==> flow/design.v <==
`timescale 1ns / 1ps
module register(clk,rst,en,d,q);
	parameter WIDTH = 16;
	input clk;
	input rst;
	input en;
	input [WIDTH-1:0] d;
	output reg [WIDTH-1:0] q;
always @(posedge clk) begin
	if(rst)
		q <= 0;
	else if(en)
		q <= d;
end
endmodule
`timescale 1ns / 1ps
module SignExtend(
	input [8:0] imm,
	output [15:0] sgnimm
    );
assign sgnimm = {{7{imm[8]}},imm};
endmodule
`timescale 1ns / 1ps
module multiplier(
	input [15:0] X,Y,
	output [31:0] SignedResult
   );
	wire [31:0] MR;
	wire [15:0] MX,MY;
	assign MX = X[15]?-X:X;
	assign MY = Y[15]?-Y:Y;
	assign MR = MX*MY;
	assign SignedResult = (X[15]^Y[15])?-MR:MR;
endmodule
`timescale 1ns / 1ps
module divider(
	input [31:0] X,
	input [15:0] Y,
	output [31:0] Q,
	output [15:0] R
	);
	wire [31:0] UQ;
	wire [15:0] UR;
	wire [31:0] MX;
	wire [15:0] MY;
	assign MX = X[31]?-X:X;
	assign MY = Y[15]?-Y:Y;
	assign UQ = (MY == 0) ? 32'hFFFFFFFF : MX/MY;
	assign Q = (X[31]^Y[15])?-UQ:UQ;
	assign UR = (MY == 0) ? MX[15:0] : MX%MY;
	assign R = X[31]?-UR:UR;
endmodule
`timescale 1ns / 1ps
module pow(
	input clk,rst,
	input start,
	output reg ready,
	input [15:0] base,expo,
	output [31:0] result,
	output reg Cflag,Oflag
    );
reg is_idle,is_idle_nxt;
reg [47:0] tmp_res,tmp_res_nxt,tmp_tmp;
reg [15:0] base_reg,base_nxt,expo_reg,expo_nxt;
assign result = tmp_res[31:0];
reg Oflag_nxt;
always @(posedge clk) begin
	if(rst) begin
		is_idle <= 1;
		tmp_res <= 0;
		base_reg <= 0;
		expo_reg <= 0;
		Oflag <= 0;
	end else begin
		is_idle <= is_idle_nxt;
		tmp_res <= tmp_res_nxt;
		base_reg <= base_nxt;
		expo_reg <= expo_nxt;
		Oflag <= Oflag_nxt;
	end
end
always @(*) begin
	is_idle_nxt = is_idle;
	base_nxt = base_reg;
	expo_nxt = expo_reg;
	Oflag_nxt = Oflag;
	tmp_res_nxt = tmp_res;
	Cflag = 0;
	ready = 0;
	tmp_tmp = 0;
	if(is_idle) begin
		ready = 0;
		if(start) begin
			is_idle_nxt = 0;
			base_nxt = base;
			expo_nxt = expo;
			tmp_res_nxt = 1;
			Oflag_nxt = 0;
		end
	end else begin  
		if(expo_reg == 0 || expo_reg[15]) begin
			if((expo_reg == 0 && base_reg == 0) || expo_reg[15])
				Cflag = 1; 
			ready=1;
			is_idle_nxt = 1;
		end else begin
			expo_nxt = expo_reg - 1;
			tmp_tmp = (tmp_res[47]?-tmp_res:tmp_res) * {32'b0,(base_reg[15]?-base_reg:base_reg)};
			tmp_res_nxt = (tmp_res[47] ^ base_reg[15])?-tmp_tmp:tmp_tmp;
			if((tmp_res_nxt&48'hFFFF80000000) != 0 && (tmp_res_nxt&48'hFFFF80000000) != 48'hFFFF80000000)
				Oflag_nxt = 1;
		end
	end
end
endmodule
`timescale 1ns / 1ps
module sqrt(
	input clk,rst,
	input start,
	output reg ready,
	input [31:0] initial_nr,
	output [15:0] result,
	output reg Cflag,Oflag
    );
reg [1:0] state_reg,state_nxt;
reg [63:0] operand,operand_nxt;
reg [15:0] res_tmp,res_tmp_nxt;
reg [7:0] cnt,cnt_nxt;
assign result = res_tmp;
always @(posedge clk) begin
	if(rst) begin
		state_reg <= 0;
		operand <= 0;
		res_tmp <= 0;
		cnt <= 0;
	end else begin
		state_reg <= state_nxt;
		operand <= operand_nxt;
		res_tmp <= res_tmp_nxt;
		cnt <= cnt_nxt;
	end
end
always @(*) begin
	state_nxt = state_reg;
	operand_nxt = operand;
	res_tmp_nxt = res_tmp;
	cnt_nxt = cnt;
	ready = 0;
	Cflag = 0;
	Oflag = 0;
	case(state_reg)
		0: begin
			if(start) begin
				state_nxt = 1;
				operand_nxt = {32'b0,initial_nr};
				res_tmp_nxt = 0;
				cnt_nxt = 16;
			end
		end
		1: begin
			operand_nxt = operand<<2;
			if(cnt == 0 || (cnt == 16 && operand[31])) begin
				if(operand[31])
					Cflag = 1;
				state_nxt = 0;
				Oflag = res_tmp[15];
				ready = 1;
			end else
				state_nxt = 2;
		end
		2: begin
			cnt_nxt = cnt - 1;
			if(operand[63:32] >= {14'b0,res_tmp,2'b01}) begin
				operand_nxt[63:32] = operand[63:32] - {14'b0,res_tmp,2'b01};
				res_tmp_nxt = {res_tmp[14:0],1'b1};
			end else begin
				res_tmp_nxt = {res_tmp[14:0],1'b0};
			end
			state_nxt = 1;
		end
	endcase
end
endmodule
`timescale 1ns / 1ps
module ALU(
	input clk,
	input rst,
	input [15:0] srcA,
	input [15:0] srcB,
	input [15:0] extra_X,
	output [15:0] res,
	output reg [15:0] extra_res,
	input [4:0] opsel,
	output reg ready,
	input Cflag,Oflag,
	output reg [3:0] flag_next
    );
reg [16:0] res_ext;
reg [16:0] shift_aid;
reg [15:0] shift_amount;
wire [16:0] sign_srcA;
assign res = res_ext[15:0];
wire [31:0] mul_result;
wire [31:0] div_result;
wire [15:0] mod_result;
assign sign_srcA = {16{srcA[15]}};
multiplier mul(srcA,srcB,mul_result);
divider    div({extra_X,srcA},srcB,div_result,mod_result);
wire pow_ready,pow_C,pow_O;
wire [31:0] pow_result;
pow p(.clk(clk), .rst(rst), 
	.start(opsel == 14),
	.ready(pow_ready),
	.base(srcA),.expo(srcB),
	.result(pow_result),
	.Cflag(pow_C),
	.Oflag(pow_O));
wire sqrt_ready,sqrt_C,sqrt_O;
wire [15:0] sqrt_result;
sqrt sq(.clk(clk), .rst(rst), 
	.start(opsel == 13),
	.ready(sqrt_ready),
	.initial_nr({extra_X,srcA}),
	.result(sqrt_result),
	.Cflag(sqrt_C),
	.Oflag(sqrt_O));
always @(*) begin
	extra_res = 0;
	res_ext = 0;
	ready = 1;
	flag_next[1] = Cflag;
	flag_next[0] = Oflag;
	flag_next[3] = 0;
	flag_next[2] = 0;
	shift_aid = 0;
	shift_amount = srcB;
	if(opsel[3] == 1)
		shift_amount = srcB & 16'h000f;
	case(opsel)
		0: res_ext = {1'b0,srcB};
		1: begin
			res_ext = srcA + srcB;
			flag_next[1] = res_ext[16];
			flag_next[0] = (srcA[15]&srcB[15]&(~res_ext[15]))|((~srcA[15])&(~srcB[15])&res_ext[15]);
			flag_next[3] = (res_ext == 0);
			flag_next[2] = res_ext[15];
		end
		2: begin
			res_ext = srcA - srcB;
			flag_next[1] = res_ext[16];
			flag_next[0] = (srcA[15]&(~srcB[15])&(~res_ext[15]))|((~srcA[15])&srcB[15]&res_ext[15]);
			flag_next[3] = (res_ext == 0);
			flag_next[2] = res_ext[15];
		end
		3: begin
			res_ext = srcA + 1;
			flag_next[1] = res_ext[16];
			flag_next[0] = (~srcA[15])&res_ext[15];
			flag_next[3] = (res_ext == 0);
			flag_next[2] = res_ext[15];
		end
		4: begin
			res_ext = srcA - 1;
			flag_next[1] = res_ext[16];
			flag_next[0] = srcA[15]&(~res_ext[15]);
			flag_next[3] = (res_ext == 0);
			flag_next[2] = res_ext[15];
		end
		8: begin
			res_ext = {1'b0, srcA & srcB};
			flag_next[3] = (res_ext == 0);
			flag_next[2] = res_ext[15];
		end
		9: begin
			res_ext = {1'b0, srcA | srcB};
			flag_next[3] = (res_ext == 0);
			flag_next[2] = res_ext[15];
		end
		10: begin
			res_ext = {1'b0, srcA ^ srcB};
			flag_next[3] = (res_ext == 0);
			flag_next[2] = res_ext[15];
		end
		11: begin
			res_ext = {1'b0, ~srcA};
			flag_next[3] = (res_ext == 0);
			flag_next[2] = res_ext[15];
		end
		12: begin
			res_ext = {1'b0,-srcA};
			flag_next[3] = (res_ext == 0);
			flag_next[2] = res_ext[15];
		end
		5: begin
			res_ext = {1'b0,mul_result[15:0]};
			extra_res = mul_result[31:16];
			flag_next[3] = (mul_result == 0);
			flag_next[2] = mul_result[31];
			flag_next[0] = (mul_result[31:15] == 0) || (mul_result[31:15] == 17'h1ffff);
			flag_next[1] = (mul_result[31:15] == 0) || (mul_result[31:15] == 17'h1ffff);
		end
		6: begin
			res_ext = {1'b0,div_result[15:0]};
			extra_res = div_result[31:16];
			flag_next[3] = (div_result == 0);
			flag_next[2] = div_result[31];
			flag_next[0] = ({extra_X,srcA} == 32'h80000000) && (srcB  == 16'hffff);
			flag_next[1] = (srcB == 0);
		end
		7: begin
			res_ext = {1'b0,mod_result};
			flag_next[3] = (mod_result == 0);
			flag_next[2] = mod_result[15];
			flag_next[0] = ({extra_X,srcA} == 32'h80000000) && (srcB  == 16'hffff);
			flag_next[1] = (srcB == 0);
		end
		14: begin
			ready = pow_ready;
			res_ext = {1'b0,pow_result[15:0]};
			extra_res = pow_result[31:16];
			flag_next[3] = (pow_result == 0);
			flag_next[2] = pow_result[31];
			flag_next[0] = pow_O;
			flag_next[1] = pow_C;
		end
		13: begin
			ready = sqrt_ready;
			res_ext = {1'b0,sqrt_result};
			flag_next[3] = (sqrt_result == 0);
			flag_next[2] = sqrt_result[15];
			flag_next[0] = sqrt_O;
			flag_next[1] = sqrt_C;
		end
		16, 24: begin
			shift_aid = ({srcA,1'b0}>>shift_amount);
			res_ext = shift_aid[16:1];
			flag_next[3] = (res_ext == 0);
			flag_next[2] = res_ext[15];
			flag_next[0] = (res_ext[15] != srcA[15]);
			flag_next[1] = shift_aid[0];
		end
		17, 25: begin
			shift_aid = ({1'b0,srcA}<<shift_amount);
			res_ext = shift_aid[15:0];
			flag_next[3] = (res_ext == 0);
			flag_next[2] = res_ext[15];
			flag_next[0] = (res_ext[15] != srcA[15]);
			flag_next[1] = shift_aid[16];
		end
		18, 26: begin
			shift_aid = ({srcA,1'b0}>>shift_amount) | (sign_srcA<<(16-shift_amount));
			res_ext = shift_aid[16:1];
			flag_next[3] = (res_ext == 0);
			flag_next[2] = res_ext[15];
			flag_next[0] = (res_ext[15] != srcA[15]);
			flag_next[1] = shift_aid[0];
		end
		19, 27: begin
			shift_aid = ({1'b0,srcA}<<shift_amount) | (sign_srcA>>(16-shift_amount));
			res_ext = shift_aid[15:0];
			flag_next[3] = (res_ext == 0);
			flag_next[2] = res_ext[15];
			flag_next[0] = (res_ext[15] != srcA[15]);
			flag_next[1] = shift_aid[16];
		end
		20, 28: begin
			res_ext = {1'b0,(srcA>>shift_amount)|(srcA<<(16-shift_amount))};
			flag_next[3] = (res_ext == 0);
			flag_next[2] = res_ext[15];
			flag_next[0] = (res_ext[15] != srcA[15]);
			flag_next[1] = res_ext[15];
		end
		21, 29: begin
			res_ext = {1'b0,(srcA<<shift_amount)|(srcA>>(16-shift_amount))};
			flag_next[3] = (res_ext == 0);
			flag_next[2] = res_ext[15];
			flag_next[0] = (res_ext[15] != srcA[15]);
			flag_next[1] = res_ext[0];
		end
		22, 30: begin
			res_ext = ({Cflag,srcA}>>shift_amount) | ({Cflag,srcA}<<(17-shift_amount));
			flag_next[1] = res_ext[16];
			flag_next[3] = (res_ext[15:0] == 0);
			flag_next[2] = res_ext[15];
			flag_next[0] = (res_ext[15] != srcA[15]);
		end
		23, 31: begin
			res_ext = ({Cflag,srcA}<<shift_amount) | ({Cflag,srcA}>>(17-shift_amount));
			flag_next[1] = res_ext[16];
			flag_next[3] = (res_ext[15:0] == 0);
			flag_next[2] = res_ext[15];
			flag_next[0] = (res_ext[15] != srcA[15]);
		end
	endcase
end
endmodule
`timescale 1ns / 1ps
module controlUnit(
	input [15:0] instr,
	output reg branch,
	output reg ret,
	output reg loadPC,
	output reg push,
	output reg op_stack,
	output reg [4:0] opsel,
	output reg [1:0] sel_srcA,
	output reg [1:0] sel_srcB,
	input ready,
	output reg [1:0] data_addr_sel,
	output reg wr_to_data_mem,
	output reg [1:0] mem_data_wr_sel,
	output reg reg_from_mem,
	output reg extra_write_X,
	output reg wr_X,
	output reg wr_Y,
	output reg wr_ACC,
	output reg save_flags,
	input [3:0] flags
);
always @(*) begin
	branch = 0;
	ret = 0;
	loadPC = ready;
	push = 0;
	op_stack = 0;
	opsel = 0;
	sel_srcA = 0;
	sel_srcB = 0;
	data_addr_sel = 0;
	wr_to_data_mem = 0;
	mem_data_wr_sel = 0;
	reg_from_mem = 0;
	extra_write_X = 0;
	wr_X = 0;
	wr_Y = 0;
	wr_ACC = 0;
	save_flags = 0;
	case(instr[15:10])
		0: begin   end
		1: begin
			if(instr[9]) begin  
				push = 1;
				op_stack = 1;
				data_addr_sel = 3;
				mem_data_wr_sel = instr[8:7];
				wr_to_data_mem = ready;
			end else begin  
				push = 0;
				op_stack = 1;
				data_addr_sel = 2;
				reg_from_mem = 1;
				if(instr[8:7] == 0)
					wr_X = ready;
				else if(instr[8:7] == 1)
					wr_Y = ready;
				else
					wr_ACC = ready;
			end
		end
		2: begin
			data_addr_sel = 1;
			reg_from_mem = 1;
			if(instr[9] == 0)
				wr_X = ready;
			else
				wr_Y = ready;
		end
		3: begin
			data_addr_sel = 1;
			if(instr[9] == 0)
				mem_data_wr_sel = 0;
			else
				mem_data_wr_sel = 1;
			wr_to_data_mem = ready;
		end
		4: begin
			data_addr_sel = 0;
			opsel = 1;
			sel_srcB = 3;
			reg_from_mem = 1;
			if(instr[9] == 0) begin
				wr_X = ready;
				sel_srcA = 1;
			end else begin
				wr_Y = ready;
				sel_srcA = 0;
			end
		end
		5: begin
			data_addr_sel = 0;
			opsel = 1;
			sel_srcB = 3;
			if(instr[9] == 0) begin
				mem_data_wr_sel = 0;
				sel_srcA = 1;
			end else begin
				mem_data_wr_sel = 1;
				sel_srcA = 0;
			end
			wr_to_data_mem = ready;
		end
		6: begin
			opsel = 0;
			sel_srcB = 3;
			reg_from_mem = 0;
			if(instr[9] == 0)
				wr_X = ready;
			else
				wr_Y = ready;
		end
		7: begin
			opsel = 0;
			reg_from_mem = 0;
			sel_srcB = instr[7:6];
			if(instr[9:8] == 2'b00) begin
				wr_X = ready;
			end else if (instr[9:8] == 2'b01) begin
				wr_Y = ready;
			end else begin
				wr_ACC = ready;
			end
		end
		8: begin
			opsel = 13;
			sel_srcA = 2;
			reg_from_mem = 0; wr_ACC = ready; save_flags = ready;
		end
		9: begin
			opsel = 14;
			sel_srcA = 2;
			sel_srcB = instr[9:8];
			wr_X = 1;
			extra_write_X = 1;
			reg_from_mem = 0; wr_ACC = ready; save_flags = ready;
		end
		16: branch = 1;
		17: branch = flags[3];
		18: branch = ~flags[3];
		19: branch = (flags[2] != flags[0]);
		20: branch = ((flags[3]==0) && (flags[0] == flags[2]));
		21: branch = ((flags[3]==1) || (flags[0] != flags[2]));
		22: branch = (flags[2] == flags[0]);
		23: branch = flags[1];
		24: branch = flags[0];
		30: begin
			push = 1;
			op_stack = 1;
			data_addr_sel = 3;
			mem_data_wr_sel = 3;
			wr_to_data_mem = ready;
			branch = 1;
		end
		31: begin
			push = 0;
			op_stack = 1;
			data_addr_sel = 2;
			ret = 1;
		end
		32: begin
			opsel = 1;
			if(instr[9] == 0)
				sel_srcA = 0;
			else
				sel_srcA = 1;
			sel_srcB = 3;
			reg_from_mem = 0; wr_ACC = ready; save_flags = ready;
		end
		33: begin
			opsel = 1;
			sel_srcA = 2;
			sel_srcB = 3;
			reg_from_mem = 0; wr_ACC = ready; save_flags = ready;
		end
		34: begin
			opsel = 1;
			sel_srcA = instr[9:8];
			sel_srcB = instr[7:6];
			reg_from_mem = 0; wr_ACC = ready; save_flags = ready;
		end
		36: begin
			opsel = 	2;
			if(instr[9] == 0)
				sel_srcA = 0;
			else
				sel_srcA = 1;
			sel_srcB = 3;
			reg_from_mem = 0; wr_ACC = ready; save_flags = ready;
		end
		37: begin
			opsel = 2;
			sel_srcA = 2;
			sel_srcB = 3;
			reg_from_mem = 0; wr_ACC = ready; save_flags = ready;
		end
		38: begin
			opsel = 2;
			sel_srcA = instr[9:8];
			sel_srcB = instr[7:6];
			reg_from_mem = 0; wr_ACC = ready; save_flags = ready;
		end
		40: begin  
			opsel = {1'b1,instr[4] | instr[1] | instr[0],instr[9:7]};
			sel_srcA = instr[6:5];
			if(instr[4]==1) begin
				sel_srcB = 3;
			end else begin
				sel_srcB = instr[3:2];
			end
			reg_from_mem = 0; wr_ACC = ready; save_flags = ready;
		end
		42: begin
			opsel = 3;
			sel_srcA = instr[9:8];
			if(instr[9:8] == 2'b00)
				wr_X = ready;
			else if(instr[9:8] == 2'b01)
				wr_Y = ready;
			else
				wr_ACC = ready;
			reg_from_mem = 0;
			save_flags = ready;
		end
		43: begin
			opsel = 4;
			sel_srcA = instr[9:8];
			if(instr[9:8] == 2'b00)
				wr_X = ready;
			else if(instr[9:8] == 2'b01)
				wr_Y = ready;
			else
				wr_ACC = ready;
			reg_from_mem = 0;
			save_flags = ready;
		end
		44: begin
			opsel = 5;
			sel_srcA = instr[9:8];
			sel_srcB = instr[7:6];
			wr_X = 1;
			extra_write_X = 1;
			reg_from_mem = 0; wr_ACC = ready; save_flags = ready;
		end
		45: begin
			opsel = 5;
			sel_srcA = 2;  sel_srcB = 3;
			wr_X = 1;
			extra_write_X = 1;
			reg_from_mem = 0; wr_ACC = ready; save_flags = ready;
		end
		46: begin
			opsel = 6;
			sel_srcA = instr[9:8];
			sel_srcB = instr[7:6];
			wr_X = 1;
			extra_write_X = 1;
			reg_from_mem = 0; wr_ACC = ready; save_flags = ready;
		end
		47: begin
			opsel = 6;
			sel_srcA = 2;  sel_srcB = 3;
			wr_X = 1;
			extra_write_X = 1;
			reg_from_mem = 0; wr_ACC = ready; save_flags = ready;
		end
		48: begin
			opsel = 7;
			sel_srcA = instr[9:8];
			sel_srcB = instr[7:6];
			reg_from_mem = 0; wr_ACC = ready; save_flags = ready;
		end
		49: begin
			opsel = 7;
			sel_srcA = 2;  sel_srcB = 3;
			reg_from_mem = 0; wr_ACC = ready; save_flags = ready;
		end
		50: begin
			opsel = 8;
			sel_srcA = instr[9:8];
			sel_srcB = instr[7:6];
			reg_from_mem = 0; wr_ACC = ready; save_flags = ready;
		end
		51: begin
			opsel = 8;
			sel_srcA = 2;  sel_srcB = 3;
			reg_from_mem = 0; wr_ACC = ready; save_flags = ready;
		end
		52: begin
			opsel = 9;
			sel_srcA = instr[9:8];
			sel_srcB = instr[7:6];
			reg_from_mem = 0; wr_ACC = ready; save_flags = ready;
		end
		53: begin
			opsel = 9;
			sel_srcA = 2;  sel_srcB = 3;
			reg_from_mem = 0; wr_ACC = ready; save_flags = ready;
		end
		54: begin
			opsel = 10;
			sel_srcA = instr[9:8];
			sel_srcB = instr[7:6];
			reg_from_mem = 0; wr_ACC = ready; save_flags = ready;
		end
		55: begin
			opsel = 10;
			sel_srcA = 2;  sel_srcB = 3;
			reg_from_mem = 0; wr_ACC = ready; save_flags = ready;
		end
		56: begin
			opsel = 11;
			sel_srcA = instr[9:8];
			reg_from_mem = 0; wr_ACC = ready; save_flags = ready;
		end
		57: begin
			opsel = 12;
			sel_srcA = instr[9:8];
			reg_from_mem = 0; wr_ACC = ready; save_flags = ready;
		end
		58: begin
			opsel = 	2;
			if(instr[9] == 0)
				sel_srcA = 0;
			else
				sel_srcA = 1;
			sel_srcB = 3;
			reg_from_mem = 0; wr_ACC = 0; save_flags = ready;
		end
		59: begin
			opsel = 2;
			sel_srcA = 2;
			sel_srcB = 3;
			reg_from_mem = 0; wr_ACC = 0; save_flags = ready;
		end
		60: begin
			opsel = 2;
			sel_srcA = instr[9:8];
			sel_srcB = instr[7:6];
			reg_from_mem = 0; wr_ACC = 0; save_flags = ready;
		end
		61: begin
			opsel = 	8;
			if(instr[9] == 0)
				sel_srcA = 0;
			else
				sel_srcA = 1;
			sel_srcB = 3;
			reg_from_mem = 0; wr_ACC = 0; save_flags = ready;
		end
		62: begin
			opsel = 8;
			sel_srcA = 2;
			sel_srcB = 3;
			reg_from_mem = 0; wr_ACC = 0; save_flags = ready;
		end
		63: begin
			opsel = 8;
			sel_srcA = instr[9:8];
			sel_srcB = instr[7:6];
			reg_from_mem = 0; wr_ACC = 0; save_flags = ready;
		end
	endcase
end
endmodule
`timescale 1ns / 1ps
module cpu(
	input clk,rst,
	output [9:0] instr_Addr,
	input [15:0] instr,
	output reg [8:0] data_Addr,
	output reg [15:0] write_data,
	input [15:0] read_data,
	output write_enable
    );
wire [15:0] sign_Imm;
wire [8:0] immediate;
assign immediate = instr[8:0];
SignExtend sgex(
	.imm(immediate),
	.sgnimm(sign_Imm)
);
wire [3:0] flag_reg,flag_next;
wire save_flags;
register #(4) FlagReg(clk,rst,save_flags,flag_next,flag_reg);
reg [15:0] srcA,srcB;
wire [15:0] res,extra_res;
reg [8:0] SP_next;
wire [8:0] SP_reg;
wire branch,ret,loadPC,reg_from_mem;
wire push,op_stack,wr_X,wr_Y,wr_ACC,extra_write_X;
wire [1:0] sel_srcA,sel_srcB,data_addr_sel,mem_data_wr_sel;
wire [4:0] opsel;
wire ready;
controlUnit cu(
	.instr(instr),
	.branch(branch),
	.ret(ret),
	.loadPC(loadPC),
	.push(push),
	.op_stack(op_stack),
	.opsel(opsel),
	.sel_srcA(sel_srcA),
	.sel_srcB(sel_srcB),
	.ready(ready),
	.data_addr_sel(data_addr_sel),
	.wr_to_data_mem(write_enable),
	.mem_data_wr_sel(mem_data_wr_sel),
	.reg_from_mem(reg_from_mem),
	.extra_write_X(extra_write_X),
	.wr_X(wr_X),
	.wr_Y(wr_Y),
	.wr_ACC(wr_ACC),
	.save_flags(save_flags),
	.flags(flag_reg)
);
wire [15:0] X_reg,Y_reg,ACC_reg;
reg [15:0] reg_next;
register X  (clk,rst,wr_X, extra_write_X?extra_res:reg_next  ,X_reg);
register Y  (clk,rst,wr_Y,reg_next,Y_reg);
register ACC(clk,rst,wr_ACC,reg_next,ACC_reg);
always @(*) begin
	if(reg_from_mem)
		reg_next = read_data;
	else
		reg_next = res;
end
wire [9:0] PC_reg,PC_reg_plus_1;
reg [9:0] PC_next;
wire [9:0] PC_branch;
assign PC_reg_plus_1 = PC_reg + 1;
register #(10) PC(clk,rst,loadPC,PC_next,PC_reg);
assign instr_Addr = PC_reg;
assign PC_branch = instr[9:0];
always @(*) begin
	PC_next = PC_reg_plus_1;
	if(ret)
		PC_next = read_data[9:0];
	else if(branch)
		PC_next = PC_branch;
end
ALU alu(
	.clk(clk),.rst(rst),
	.srcA(srcA),
	.srcB(srcB),
	.extra_X(X_reg),
	.res(res),
	.extra_res(extra_res),
	.opsel(opsel),
	.ready(ready),
	.Cflag(flag_reg[1]),
	.Oflag(flag_reg[0]),
	.flag_next(flag_next)
);
always @(*) begin
	case(sel_srcA)
		0: srcA = X_reg;
		1: srcA = Y_reg;
		2: srcA = ACC_reg;
		3: srcA = sign_Imm;
	endcase
	case(sel_srcB)
		0: srcB = X_reg;
		1: srcB = Y_reg;
		2: srcB = ACC_reg;
		3: srcB = sign_Imm;
	endcase
end
always @(*) begin
	case(mem_data_wr_sel)
		0: write_data = X_reg;
		1: write_data = Y_reg;
		2: write_data = ACC_reg;
		3: write_data = {6'b0,PC_reg_plus_1};
	endcase
	if(push)
		SP_next = SP_reg - 1;
	else
		SP_next = SP_reg + 1;
	case(data_addr_sel)
		0: data_Addr = res[8:0];
		1: data_Addr = instr[8:0];
		2: data_Addr = SP_reg;
		3: data_Addr = SP_next;
	endcase
end
register #(9) SP (clk,rst,op_stack,SP_next,SP_reg);
endmodule
== Reports on cpu ==
Tool output for the design above, in the order of the flow.
Line numbers count from 1 in the design file above.
Operators carry their Yosys type and port widths (W data, S select, Z words).
Library cell names are shortened.
The mark -- stands for no value.

* Top: cpu
* Clock: clk
* Cell library: sky130hd
* Corner: tt_025C_1v80

== Elaborated design ==
Counts by Yosys on the flattened word-level netlist (proc, flatten, opt, wreduce; memories kept). Register bits leave out memories and registers merged into their read ports (data or address). Print and check cells are left out.

* Add/sub/neg operators: 21
* Multiply operators: 2
* Divide/modulo/power cells: 2
* Magnitude comparators: 1
* Equality and inequality tests: 116
* Shift operators: 12
* Mux-type cells: 102
* Bitwise operators: 33
* Reductions and logical operators: 94

{| class="wikitable"
|+ Operators with widths
! cell !! number
|-
| $mul A48 B16 Y48 || 1
|-
| $mul A16 B16 Y32 || 1
|-
| $div A32 B16 Y32 || 1
|-
| $mod A32 B16 Y32 || 1
|-
| $pmux W16 S23 || 1
|-
| $logic_not A16 Y1 || 19
|-
| $mux W48 || 5
|-
| $mux W16 || 12
|-
| $pmux W16 S4 || 3
|-
| $eq A6 B6 Y1 const B || 29
|-
| $mux W32 || 5
|-
| $neg A32 Y32 || 3
|-
| $logic_not A32 Y1 || 3
|-
| $neg A48 Y48 || 2
|-
| $pmux W32 S3 || 1
|-
| $logic_not A17 Y1 || 5
|-
| $eq A5 B5 Y1 const B || 16
|-
| $pmux W5 S15 || 1
|-
| $or A17 B17 Y17 || 4
|-
| $eq A6 B5 Y1 const B || 11
|-
| $neg A16 Y16 || 4
|-
| $pmux W32 S2 || 1
|-
| $mux W64 || 1
|-
| $or A16 B16 Y16 || 3
|-
| $reduce_bool A48 Y1 || 1
|-
| $pmux W16 S3 || 1
|-
| $pmux W1 S22 || 2
|-
| $mux W1 || 43
|}

Not listed: further kinds 84, cells in them 203.

* Register bits after elaboration: 243
* Input port bits: 34
* Output and inout bits: 36
* Word-level cells: 400

== Longest topological paths ==
Depth = most cells in a row (Yosys ltp): at word level without a register or memory, in the mapped netlist without a sequential cell, where the memories' decode and read muxes count.

* Depth in word-level cells: 14
* ABC_AREA: 0
* Depth in mapped cells: 606
* Gate-level depth less buffers: 556

== Mapped cells and area ==
Source: synth_stat.txt of the flow (Yosys; design flattened, memories mapped). It holds for the ABC_AREA given above (unset counts as 0); a run with the other value may have another netlist.

* Cells in the netlist: 10383
* Mapped area: 0.0768725 mm^2
* Sequential part of the area: 0.0048847 mm^2
* Mapped flip-flops: 244
* Buffer cells: 526

{| class="wikitable"
|+ Cell types
! type !! number !! total area (um^2)
|-
| fa_1 || 726 || 1.45E+04
|-
| ha_1 || 671 || 8.4E+03
|-
| dfxtp_1 || 244 || 4.88E+03
|-
| nand2_1 || 1210 || 4.54E+03
|-
| nor2_1 || 1195 || 4.49E+03
|-
| inv_1 || 983 || 3.69E+03
|-
| xnor2_1 || 401 || 3.51E+03
|-
| a21oi_1 || 571 || 2.86E+03
|-
| o21ai_0 || 426 || 2.13E+03
|-
| nor3_1 || 399 || 2E+03
|-
| o21a_1 || 253 || 1.9E+03
|-
| xor2_1 || 185 || 1.62E+03
|-
| clkbuf_1 || 423 || 1.59E+03
|-
| mux2i_1 || 148 || 1.48E+03
|-
| o31ai_1 || 161 || 1.21E+03
|-
| a211oi_1 || 153 || 1.15E+03
|-
| mux2_2 || 100 || 1126.08
|-
| a21o_1 || 120 || 900.864
|}

Other cell types: 117; their cells: 2014.
The figures by module come from a second, unflattened synthesis with its own total; it is not the netlist above.

* Cell total of the unflattened synthesis: 10847
* Area total of the unflattened synthesis: 0.0817446 mm^2

Each row is one instance without its submodules.

{| class="wikitable"
|+ Modules
! module !! times used !! cells !! area (mm^2) !! seq. area (mm^2)
|-
| divider || 1 || 3679 || 0.0255908 || 0
|-
| pow || 1 || 3147 || 0.0253243 || 0.0016416
|-
| multiplier || 1 || 1287 || 0.0102523 || 0
|-
| ALU || 1 || 1454 || 0.0092151 || 0
|-
| sqrt || 1 || 614 || 0.0050749 || 0.0018217
|-
| cpu || 1 || 218 || 0.0023698 || 0
|-
| register || 3 || 52 || 0.0005806 || 0.0003203
|-
| controlUnit || 1 || 202 || 0.0012437 || 0
|-
| register (WIDTH=10) || 1 || 32 || 0.0003528 || 0.0002002
|-
| register (WIDTH=9) || 1 || 29 || 0.0003191 || 0.0001802
|-
| register (WIDTH=4) || 1 || 13 || 0.0001401 || 0.0000801
|-
| SignExtend || 1 || 16 || 0.0001201 || 0
|}

== Path before layout ==
Source: OpenSTA report_checks on the synthesized netlist (no wires, ideal clock, input and output delay 20% of the period each), path of least setup slack; recovery checks are left aside. Register names are those of the netlist, which keeps one name where synthesis merged equal registers.

* Path kind: input -> output
* Start: input port instr[11]
* End: output port data_Addr[8]
* Clock period: 165.0 ns
* Input delay: 33.000 ns
* Output delay: 33.000 ns
* Launch time at the first pin: 33.000 ns
* Arrival: 143.257 ns
* Data required time: 132.000 ns
* Setup slack: -11.257 ns
* Delay of the path: 110.257 ns
* Stages: 580
* Buffers on the path: 58
* Synthesis period reached: 176.257 ns

"delay of the path" = arrival - input delay + setup time.
At an output port there is no setup time.
"stages": output pins that drive a net of the path, with the launching flip-flop's if there is one; two outputs of one cell count as two.
"synthesis period reached" = period - worst setup slack (recovery checks aside). The figure is calculated, with input and output delays left at 20% of the set period.
The rows between start and end are the longest chain of elaborated cells between them; the timing report does not say that the signal goes this way. Where chains are equally long, one stands for them.
Each line given opens the expression or statement behind the cell; cells for indexed reads and writes are added by Yosys, which also makes memories of some case tables.

* Path through: buf_6 -> and2_1 -> or3_1 -> a31oi_2 -> nor3_2 -> buf_2 -> o32ai_1 -> or2_2 -> clkbuf_1 -> buf_1 -> ha_1 -> o221a_2 -> buf_2 -> and2_1 -> nand3_1 -> o211a_1 -> nor4_1 -> buf_2 -> (+544 left out) -> a211o_1 -> a21oi_1 -> nand2_1 -> a21oi_1 -> o2111ai_1 -> nor2_1 -> buf_2 -> a31oi_1 -> mux2i_2 -> ha_1 -> inv_1 -> a2111o_1 -> or4_4 -> o21ai_1 -> xnor2_1 -> nor2_1 -> nor3_1 -> a21oi_1
* Cells in the longest elaborated chain: 13
* Elaborated cells between the ends (all ways): 165
* Classes of those cells: add/sub: 12; mul: 1; div: 2; eq/ne: 79; shift: 12; mux: 19; logic: 12; reduce/logical: 28

{| class="wikitable"
|+ RTL lines, path post-synthesis
! item !! RTL line !! source
|-
| from (decl) || 768 || <nowiki>input [15:0] instr,</nowiki>
|-
| $eq A6 B6 Y1 || 438 || <nowiki>case(instr[15:10])</nowiki>
|-
| $reduce_or A14 Y1 || -- ||
|-
| $pmux W2 S5 || 438 ||
|-
| $eq A2 B2 Y1 || 854 || <nowiki>case(sel_srcA)</nowiki>
|-
| $pmux W16 S4 || 854 ||
|-
| $neg A32 Y32 || 46 || <nowiki>assign MX = X[31]?-X:X;</nowiki>
|-
| $mux W32 || 46 ||
|-
| $mod A32 B16 Y32 || 50 || <nowiki>assign UR = (MY == 0) ? MX[15:0] : MX%MY;</nowiki>
|-
| $mux W16 || 50 ||
|-
| $neg A16 Y16 || 51 || <nowiki>assign R = X[31]?-UR:UR;</nowiki>
|-
| $mux W16 || 51 ||
|-
| $pmux W16 S23 || 239 || <nowiki>case(opsel)</nowiki>
|-
| $pmux W9 S4 || 878 || <nowiki>case(data_addr_sel)</nowiki>
|-
| to (decl) || 769 || <nowiki>output reg [8:0] data_Addr,</nowiki>
|}

== Worst path after layout ==
Path of least setup slack in the final report of flow run 1 (OpenROAD, finished layout, wires in). Where an end is a register, its clock arrival counts in the times.

* Path kind: input -> output
* Start: input port instr[8]
* End: output port data_Addr[8]
* Clock period: 162.0 ns
* Input delay: 32.40 ns
* Output delay: 32.40 ns
* Launch time at the first pin: 32.40 ns
* Arrival: 128.11 ns
* Data required time: 129.60 ns
* Setup slack: 1.49 ns
* Stages: 548
* Buffers on the path: 9

The rows between start and end are the longest chain of elaborated cells between them; the timing report does not say that the signal goes this way. Where chains are equally long, one stands for them.

* Path through: dlymetal6s2s_1 -> clkinvlp_4 -> nor4_4 -> or2_4 -> buf_4 -> mux2i_2 -> a211o_1 -> nand4_1 -> or2_1 -> nor3_2 -> nand2_2 -> inv_2 -> ha_4 -> o21ai_2 -> buf_4 -> nor3_4 -> mux2i_1 -> ha_1 -> (+512 left out) -> a211o_1 -> a21oi_2 -> nand2_1 -> a21oi_2 -> o2111ai_2 -> nor2_4 -> and3_4 -> a311o_1 -> ha_4 -> inv_2 -> a2111o_1 -> or4_4 -> o21ai_4 -> xnor2_4 -> nor2_4 -> nor3_4 -> a21oi_2 -> buf_2
* Cells in the longest elaborated chain: 11
* Elaborated cells between the ends (all ways): 103
* Classes of those cells: add/sub: 12; mul: 1; div: 2; eq/ne: 36; shift: 12; mux: 16; logic: 12; reduce/logical: 12

{| class="wikitable"
|+ RTL lines, path after layout
! item !! RTL line !! source
|-
| from (decl) || 768 || <nowiki>input [15:0] instr,</nowiki>
|-
| $pmux W2 S5 || 438 || <nowiki>case(instr[15:10])</nowiki>
|-
| $eq A2 B2 Y1 || 854 || <nowiki>case(sel_srcA)</nowiki>
|-
| $pmux W16 S4 || 854 ||
|-
| $neg A32 Y32 || 46 || <nowiki>assign MX = X[31]?-X:X;</nowiki>
|-
| $mux W32 || 46 ||
|-
| $mod A32 B16 Y32 || 50 || <nowiki>assign UR = (MY == 0) ? MX[15:0] : MX%MY;</nowiki>
|-
| $mux W16 || 50 ||
|-
| $neg A16 Y16 || 51 || <nowiki>assign R = X[31]?-UR:UR;</nowiki>
|-
| $mux W16 || 51 ||
|-
| $pmux W16 S23 || 239 || <nowiki>case(opsel)</nowiki>
|-
| $pmux W9 S4 || 878 || <nowiki>case(data_addr_sel)</nowiki>
|-
| to (decl) || 769 || <nowiki>output reg [8:0] data_Addr,</nowiki>
|}

Memo
Re: implementation data of cpu

Settings and measured results of 3 stored flow runs for module cpu (sky130hd), not sorted in any way. The constraints put input and output delay at 20% of the set period each and load the outputs with 0.01 pF.
"achieved clock period": clock period set for the run, less the worst setup slack. It is reckoned from that one timing run; input and output delays stay at 20% of the period that was set.
"worst setup path time" means the part of the period allowed to the worst setup path (the constraints hold back 20% at inputs and 20% at outputs) less its slack; where the path has registers, the arrival times of their clocks count too.

Flow run 1
==> flow/run.sh <==
#!/bin/bash
# the make line also repeats the synthesis and layout settings of config.mk as NAME=value (left out here)
make -C /OpenROAD-flow-scripts/flow DESIGN_CONFIG=/design/flow/config.mk WORK_HOME=/design/flow/orfs CLKGATE_MAP_FILE= finish
==> flow/config.mk <==
export PLATFORM = sky130hd
export DESIGN_NAME = cpu
export DESIGN_NICKNAME = cpu
export VERILOG_FILES = /design/flow/design.v
export SDC_FILE = /design/flow/constraint.sdc
export NUM_CORES = 4
export LEC_CHECK = 0
export CAP_MARGIN = 20
export CELL_PAD_IN_SITES_GLOBAL_PLACEMENT = 1
export CORE_ASPECT_RATIO = 0.96
export CORE_MARGIN = 2
export CORE_UTILIZATION = 53
export CTS_CLUSTER_DIAMETER = 366
export GPL_TIMING_DRIVEN = 1
export HOLD_SLACK_MARGIN = 0.16
export SLEW_MARGIN = 25
==> flow/constraint.sdc <==
create_clock -name core_clock -period 162.0 [get_ports {clk}]
set_input_delay 32.4000 -clock core_clock [delete_from_list [all_inputs] [get_ports {clk}]]
set_output_delay 32.4000 -clock core_clock [all_outputs]
set_load 0.01 [all_outputs]

==> results of flow run 1 <==
chip area after synthesis (Yosys): 0.0768725 mm^2
die area: 0.148105 mm^2
utilization: 63.1 %
worst setup slack after layout: 1.494 ns
total negative slack: 0.000 ns
worst hold slack: 0.464 ns
achieved clock period: 160.506 ns
worst setup path time: 95.71 ns
worst setup path kind: input -> output

Flow run 2
==> flow/run.sh <==
#!/bin/bash
# the make line also repeats the synthesis and layout settings of config.mk as NAME=value (left out here)
make -C /OpenROAD-flow-scripts/flow DESIGN_CONFIG=/design/flow/config.mk WORK_HOME=/design/flow/orfs CLKGATE_MAP_FILE= finish
==> flow/config.mk <==
export PLATFORM = sky130hd
export DESIGN_NAME = cpu
export DESIGN_NICKNAME = cpu
export VERILOG_FILES = /design/flow/design.v
export SDC_FILE = /design/flow/constraint.sdc
export NUM_CORES = 4
export LEC_CHECK = 0
export ABC_AREA = 1
export CAP_MARGIN = 20
export CORE_ASPECT_RATIO = 0.62
export CORE_MARGIN = 2
export CORE_UTILIZATION = 37
export GPL_TIMING_DRIVEN = 0
export MIN_ROUTING_LAYER = met1
export PLACE_DENSITY_LB_ADDON = 0.09
export SETUP_SLACK_MARGIN = -2.0
export SLEW_MARGIN = 20
export TNS_END_PERCENT = 65
==> flow/constraint.sdc <==
create_clock -name core_clock -period 134.0 [get_ports {clk}]
set_input_delay 26.8000 -clock core_clock [delete_from_list [all_inputs] [get_ports {clk}]]
set_output_delay 26.8000 -clock core_clock [all_outputs]
set_load 0.01 [all_outputs]

==> results of flow run 2 <==
chip area after synthesis (Yosys): 0.0793599 mm^2
die area: 0.218312 mm^2
utilization: 43.4 %
worst setup slack after layout: -8.640 ns
total negative slack: -75.652 ns
worst hold slack: 0.449 ns
achieved clock period: 142.640 ns
worst setup path time: 89.04 ns
worst setup path kind: input -> output

Flow run 3
==> flow/run.sh <==
#!/bin/bash
# the make line also repeats the synthesis and layout settings of config.mk as NAME=value (left out here)
make -C /OpenROAD-flow-scripts/flow DESIGN_CONFIG=/design/flow/config.mk WORK_HOME=/design/flow/orfs CLKGATE_MAP_FILE= finish
==> flow/config.mk <==
export PLATFORM = sky130hd
export DESIGN_NAME = cpu
export DESIGN_NICKNAME = cpu
export VERILOG_FILES = /design/flow/design.v
export SDC_FILE = /design/flow/constraint.sdc
export NUM_CORES = 4
export LEC_CHECK = 0
export CAP_MARGIN = 15
export CORE_ASPECT_RATIO = 1.2
export CORE_MARGIN = 2
export CORE_UTILIZATION = 23
export CTS_CLUSTER_DIAMETER = 153
export GPL_TIMING_DRIVEN = 1
export MIN_ROUTING_LAYER = met1
export PLACE_DENSITY_LB_ADDON = 0.11
export SETUP_SLACK_MARGIN = 2.08
export SLEW_MARGIN = 20
==> flow/constraint.sdc <==
create_clock -name core_clock -period 164.0 [get_ports {clk}]
set_input_delay 32.8000 -clock core_clock [delete_from_list [all_inputs] [get_ports {clk}]]
set_output_delay 32.8000 -clock core_clock [all_outputs]
set_load 0.01 [all_outputs]

==> results of flow run 3 <==
chip area after synthesis (Yosys): 0.0768725 mm^2
die area: 0.33889 mm^2
utilization: 28.5 %
worst setup slack after layout: 3.419 ns
total negative slack: 0.000 ns
worst hold slack: 0.455 ns
achieved clock period: 160.581 ns
worst setup path time: 94.98 ns
worst setup path kind: input -> output
